==> flow/design.v <==
module mac #(
	parameter N = 16,  
	parameter Q = 12  
	)(
	input logic clk, sclr, ce,
	input logic [N-1:0] a_i, b_i, 
	input logic [N*2-1:0] c_i,
	output logic [N*2-1:0] r_o
	);
	always_ff @(posedge clk or posedge sclr) begin
		if (sclr) r_o <= 'd0;
		else if (ce) begin
				r_o <= (a_i * b_i + c_i);  
			end
	end
endmodule
module variable_shift_register #(parameter WIDTH = 8, parameter SIZE = 3)(
	input logic clk, rst, ce,
	input logic [WIDTH-1:0] data_i,
	output logic [WIDTH-1:0] data_o
	);
	logic [WIDTH-1:0] sh_r [SIZE-1:0];  
	generate 
	genvar i;
	for (i = 0; i < SIZE; i = i + 1) begin : for_loop
		always_ff @(posedge clk or posedge rst) begin
			if (rst) sh_r[i] <= 'd0; 
			else begin
				if (ce) begin
					if (i == 'd0) sh_r[i] <= data_i;
					else sh_r[i] <= sh_r[i - 1];
				end
			end
		end
	end : for_loop
	endgenerate
	assign data_o = sh_r[SIZE - 1];
endmodule
`timescale 1ns / 1ps
module convolver #(
	parameter n = 8'h0a,	 
	parameter k = 8'h03,  
	parameter s = 1,  
	parameter BL = 16,  
	parameter Q = 12  
	)(
	input logic clk,
	input logic rst,
	input logic ce,
	input logic [BL-1:0] activation,
	input logic [(k*k)*BL-1:0] weight1,
	output logic [31:0] conv_op,
	output logic valid_conv,
	output logic end_conv
	);
	logic [31:0] count1;  
	logic [31:0] count2;  
	logic [31:0] count3;  
	logic [31:0] row_count;  
	logic en1, en2, en3;  
	logic [BL-1:0] weight [0:k*k-1];
	generate
		genvar j;
		for (j = 0; j < k*k; j = j + 1) begin : for_loop
			assign weight[j][BL-1:0] = weight1[BL*j +: BL];
		end : for_loop
	endgenerate
	logic [BL*2-1:0] tmp [k*k+1:0];
	assign tmp[0] = 32'h00000000;
	generate
	genvar i;
	for (i = 0; i < k*k; i = i + 1) begin : for_loop1
		if ((i+1) % k == 0) begin 					 
			if (i == k*k - 1) begin 				 
				mac #(.N(BL), .Q(Q)) MAC0(
					.clk(clk),
					.sclr(rst),
					.ce(ce),
					.a_i(activation),
					.b_i(weight[i]),
					.c_i(tmp[i]),
					.r_o(conv_op)
				);
			end
			else begin
				logic [BL*2-1:0] tmp2;
				mac #(.N(BL), .Q(Q)) MAC1(
					.clk(clk),
					.sclr(rst),
					.ce(ce),
					.a_i(activation),
					.b_i(weight[i]),
					.c_i(tmp[i]),
					.r_o(tmp2)
				);
				variable_shift_register #(.WIDTH(BL*2), .SIZE(n-k)) SR(
					.clk(clk),
					.rst(rst),
					.ce(ce),
					.data_i(tmp2),
					.data_o(tmp[i+1])
					);
			end
		end
		else begin
			mac #(.N(BL), .Q(Q)) MAC2(
					.clk(clk),
					.sclr(rst),
					.ce(ce),
					.a_i(activation),
					.b_i(weight[i]),
					.c_i(tmp[i]),
					.r_o(tmp[i+1])
				);
		end
	end : for_loop1
	endgenerate
	always_ff @(posedge clk) begin
		if (rst) begin
			count1 <= 0;
			count2 <= 0;
			count3 <= 0;
			row_count <= 0;
			en1 <= 0;
			en2 <= 1;
			en3 <= 0;
		end
		else if (ce) begin
		if (ce) begin
			if (count1 == (k-1)*n + k - 1) begin  
				count1 <= count1 + 1'b1;
				en1 <= 1'b1;
			end
			else count1 <= count1 + 1'b1;
		end
		if (en1 && en2) begin
			if (count2 == n - k) begin
				count2 <= 0;
				en2 <= 0;
				row_count <= row_count + 1'b1;
			end
			else count2 <= count2 + 1'b1;
		end
		if(~en2) begin
			if(count3 == k-2) begin
				count3<=0;
				en2 <= 1'b1;
			end
		else
			count3 <= count3 + 1'b1;
		end
		if((((count2 + 1) % s == 0) && (row_count % s == 0))
			||(count3 == k-2)&&(row_count % s == 0)
			||(count1 == (k-1)*n+k-1))
		begin                                                                                                                        
			en3 <= 1;                                                                                                                             
		end
		else 
			en3 <= 0;
		end
	end
	assign end_conv = (count1>= n*n+2) ? 1'b1 : 1'b0;
	assign valid_conv = (en1&&en2&&en3);
endmodule
# == From RTL to reports: convolver ==
# The steps from the RTL of convolver to its reports follow in flow order.
# Lines are those of the file above, counted from 1.
# Operators carry their Yosys type and port widths (W data, S select, Z words).
# Library cell names are shortened.
# A cell with - has no value.
# design
design,convolver
clock,clk
cell_library,sky130hd
lib_corner,tt_025C_1v80

# == After elaboration ==
# Yosys after proc, flatten, opt, wreduce and memory -nomap, before mapping. Enables and synchronous resets that opt folds into registers are not counted as muxes. Print and check cells are not counted. Equal cells are merged and count once.
# op_classes
reduce_and_logical,5
n_logic,1
muxes,7
equal,3
n_cmp,1
n_addsub,11
n_mul,9
# ops
op,count
$mul A16 B16 Y32,9
$add A32 B32 Y32,8
$add A32 B1 Y32 const B,3
$mux W32,2
$eq A32 B1 Y1 const B,1
$eq A32 B3 Y1 const B,1
$eq A32 B5 Y1 const B,1
$ge A32 B7 Y1 const B,1
$reduce_and A2 Y1,3
$mux W1,5
$logic_and A1 B1 Y1,2
$not A1 Y1,1
# word_totals
output_inout_bits,34
reg_bits,835
wordCells,66
inputBits,163

# == Logic depth ==
# Depth = most cells in a row (Yosys ltp): at word level without a register or memory, in the mapped netlist without a sequential cell, where the memories' decode and read muxes count.
# depth
ltp_word,5
abc_area,0
mapped_depth,26
ltp_nobuf,23

# == Mapped cells and area ==
# Yosys stat after the flow's synthesis: flattened, memories mapped to cells. It holds for the ABC_AREA given above (unset counts as 0); a run with the other value may have another netlist.
# The area totals of this step are shown rounded.
# synth_totals
stdcells,12211
ffs,835
mapped_area_um2,115000
sequential_area_um2,20400
# types
cell,count
fa_1,1994
dfrtp_1,736
ha_1,901
inv_1,2931
and2_1,1110
mux2_2,543
nand2_1,1487
clkbuf_1,534
dfxtp_1,99
xnor2_1,190
a21oi_1,257
xor2_1,125
o21ai_0,191
nor2_1,221
a21o_1,110
nand3_1,79
a31oi_1,54
o21ai_1,63
# Other cell types: 69; their cells: 586.
# The figures by module come from a second, unflattened synthesis with its own total; it is not the netlist above.
# unflattened
hier_cells,12842
area_unflattened_um2,121000
# Each row is one instance without its submodules.
# modules
mod,seq_area_um2,instances,area_um2,cells
mac,801,9,10900,1261
"variable_shift_register #(WIDTH=32, SIZE=7)",5610,2,8980,474
convolver,1980,1,4730,545

# == Timing after synthesis ==
# Path of least setup slack by OpenSTA after synthesis, without wires, with an ideal clock, recovery checks aside; 20% of the period is set as input and as output delay. Where synthesis merged equal registers, the netlist keeps one of their names.
# synth_path
kind,input to register
from,input port rst
to,register en2
t_required_ps,7157
clock_period_ps,8000
stages,2
launch_ps,1600
n_path_buf,0
setup_slack_ps,-10536
delay_ps,16935
arrival_ps,17692
synth_period_reached_ps,18536
# "delay_ps" is the arrival time less input delay plus setup time.
# "stages" counts driving pins, that of a launching flip-flop among them; a cell with two outputs on the path counts twice.
# "synth_period_reached_ps" = period - worst setup slack (recovery checks aside). The figure is calculated, with input and output delays left at 20% of the set period.
# A register here has more assigning lines than the two given.
# synth_between
cell_sequence,inv_1 > o21ai_0
elab_chain_len,0
cells_between,0
cone_lines,0
# synth_rtl
element,line_no,text
start: declaration,48,"input logic rst,"
end: assignment,125,en2 <= 1;
end: assignment,139,en2 <= 0;
end: declaration,60,"logic en1, en2, en3;"

# == Timing after layout ==
# From the final timing report of job 1: the path of least setup slack in the routed layout; clock arrival at registers is part of the times.
# The path's times are printed in steps of 10 ps; the period is the one set.
# layout_path
kind,input to register
from,input port weight1[19]
to,register for_loop1[1].genblk1.MAC2.r_o[29]
launch_ps,2180
setup_slack_ps,2160
clock_period_ps,10900
n_path_buf,1
arrival_ps,9380
stages,20
t_required_ps,11540
# The rows between start and end are the longest chain of elaborated cells between them; the timing report does not say that the signal goes this way. Where chains are equally long, one stands for them.
# A line is the first line of the expression or statement that the cell stems from. Yosys adds cells for indexed reads and writes and turns some case tables into memories.
# layout_between
cell_sequence,clkdlybuf4s50_1 > nand2_1 > fa_1 > fa_1 > fa_1 > inv_1 > fa_1 > fa_1 > inv_1 > fa_1 > inv_1 > ha_1 > a21o_1 > a2111oi_0 > a31oi_1 > a41oi_1 > o21ai_1 > a41oi_1 > xor2_1 > mux2i_1
elab_chain_len,2
cells_between,2
cone_lines,1
cone_classes,add/sub (1); mul (1)
# layout_rtl
element,line_no,text
start: declaration,51,"input logic [(k*k)*BL-1:0] weight1,"
$mul A16 B16 Y32,13,r_o <= (a_i * b_i + c_i);
$add A32 B32 Y32,13,
end: assignment,11,if (sclr) r_o <= 'd0;
end: assignment,13,
end: declaration,8,output logic [N*2-1:0] r_o

# Flow measurements of convolver on sky130hd: 4 stored runs with different settings, listed in no order. Input and output delays are each 20% of the period that was set; the output load is 0.01 pF.
# "achieved_clock_period_ps" = clock period - worst setup slack. The figure is calculated, with input and output delays left at 20% of the set period.
# "worstPathTime_ps": the worst setup path's part of the clock period (all of it between registers, 20% less for each end at a port) less its slack. A launch clock that arrives late makes it longer, a capture clock that arrives late makes it shorter.
# "worstPathTime_ps" is known to 10 ps.
# Measured values are rounded.
# Settings: -- = not set for that run.
# Among the results, -- means that no value is shown for the run.
run name,CORE_UTILIZATION,GPL_ROUTABILITY_DRIVEN,MAX_ROUTING_LAYER,PLACE_DENSITY_LB_ADDON,period_ns,CAP_MARGIN,CORE_MARGIN,SLEW_MARGIN,ABC_AREA,CELL_PAD_IN_SITES_DETAIL_PLACEMENT,CTS_CLUSTER_DIAMETER,HOLD_SLACK_MARGIN,MIN_ROUTING_LAYER,CELL_PAD_IN_SITES_GLOBAL_PLACEMENT,CORE_ASPECT_RATIO,fin_ws_ps,post_route_util_frac,yosys_chip_area_um2,worstPathTime_ps,worst_setup_path_type,total_die_area_um2,achieved_clock_period_ps
job 1,50,0,met4,0.09,10.9,20,2,20,--,--,--,--,--,--,--,2160,0.539,115000,6560,input to register,234000,8737
job 2,28,0,--,--,8.0,20,9,20,1,2,--,--,--,--,--,--,--,--,--,--,--,--
job 3,45,0,--,--,8.41,20,9,30,1,2,397,0.02,met2,--,--,--,--,--,--,--,--,--
job 4,45,0,--,--,8.55,25,9,30,1,2,397,0.02,met1,2,1.46,-186,0.49,125000,7030,input to register,298000,8736
# Job 2: no final report: routing broke off with GRT-0116
# Job 3: no final report: placement broke off with DPL-0033
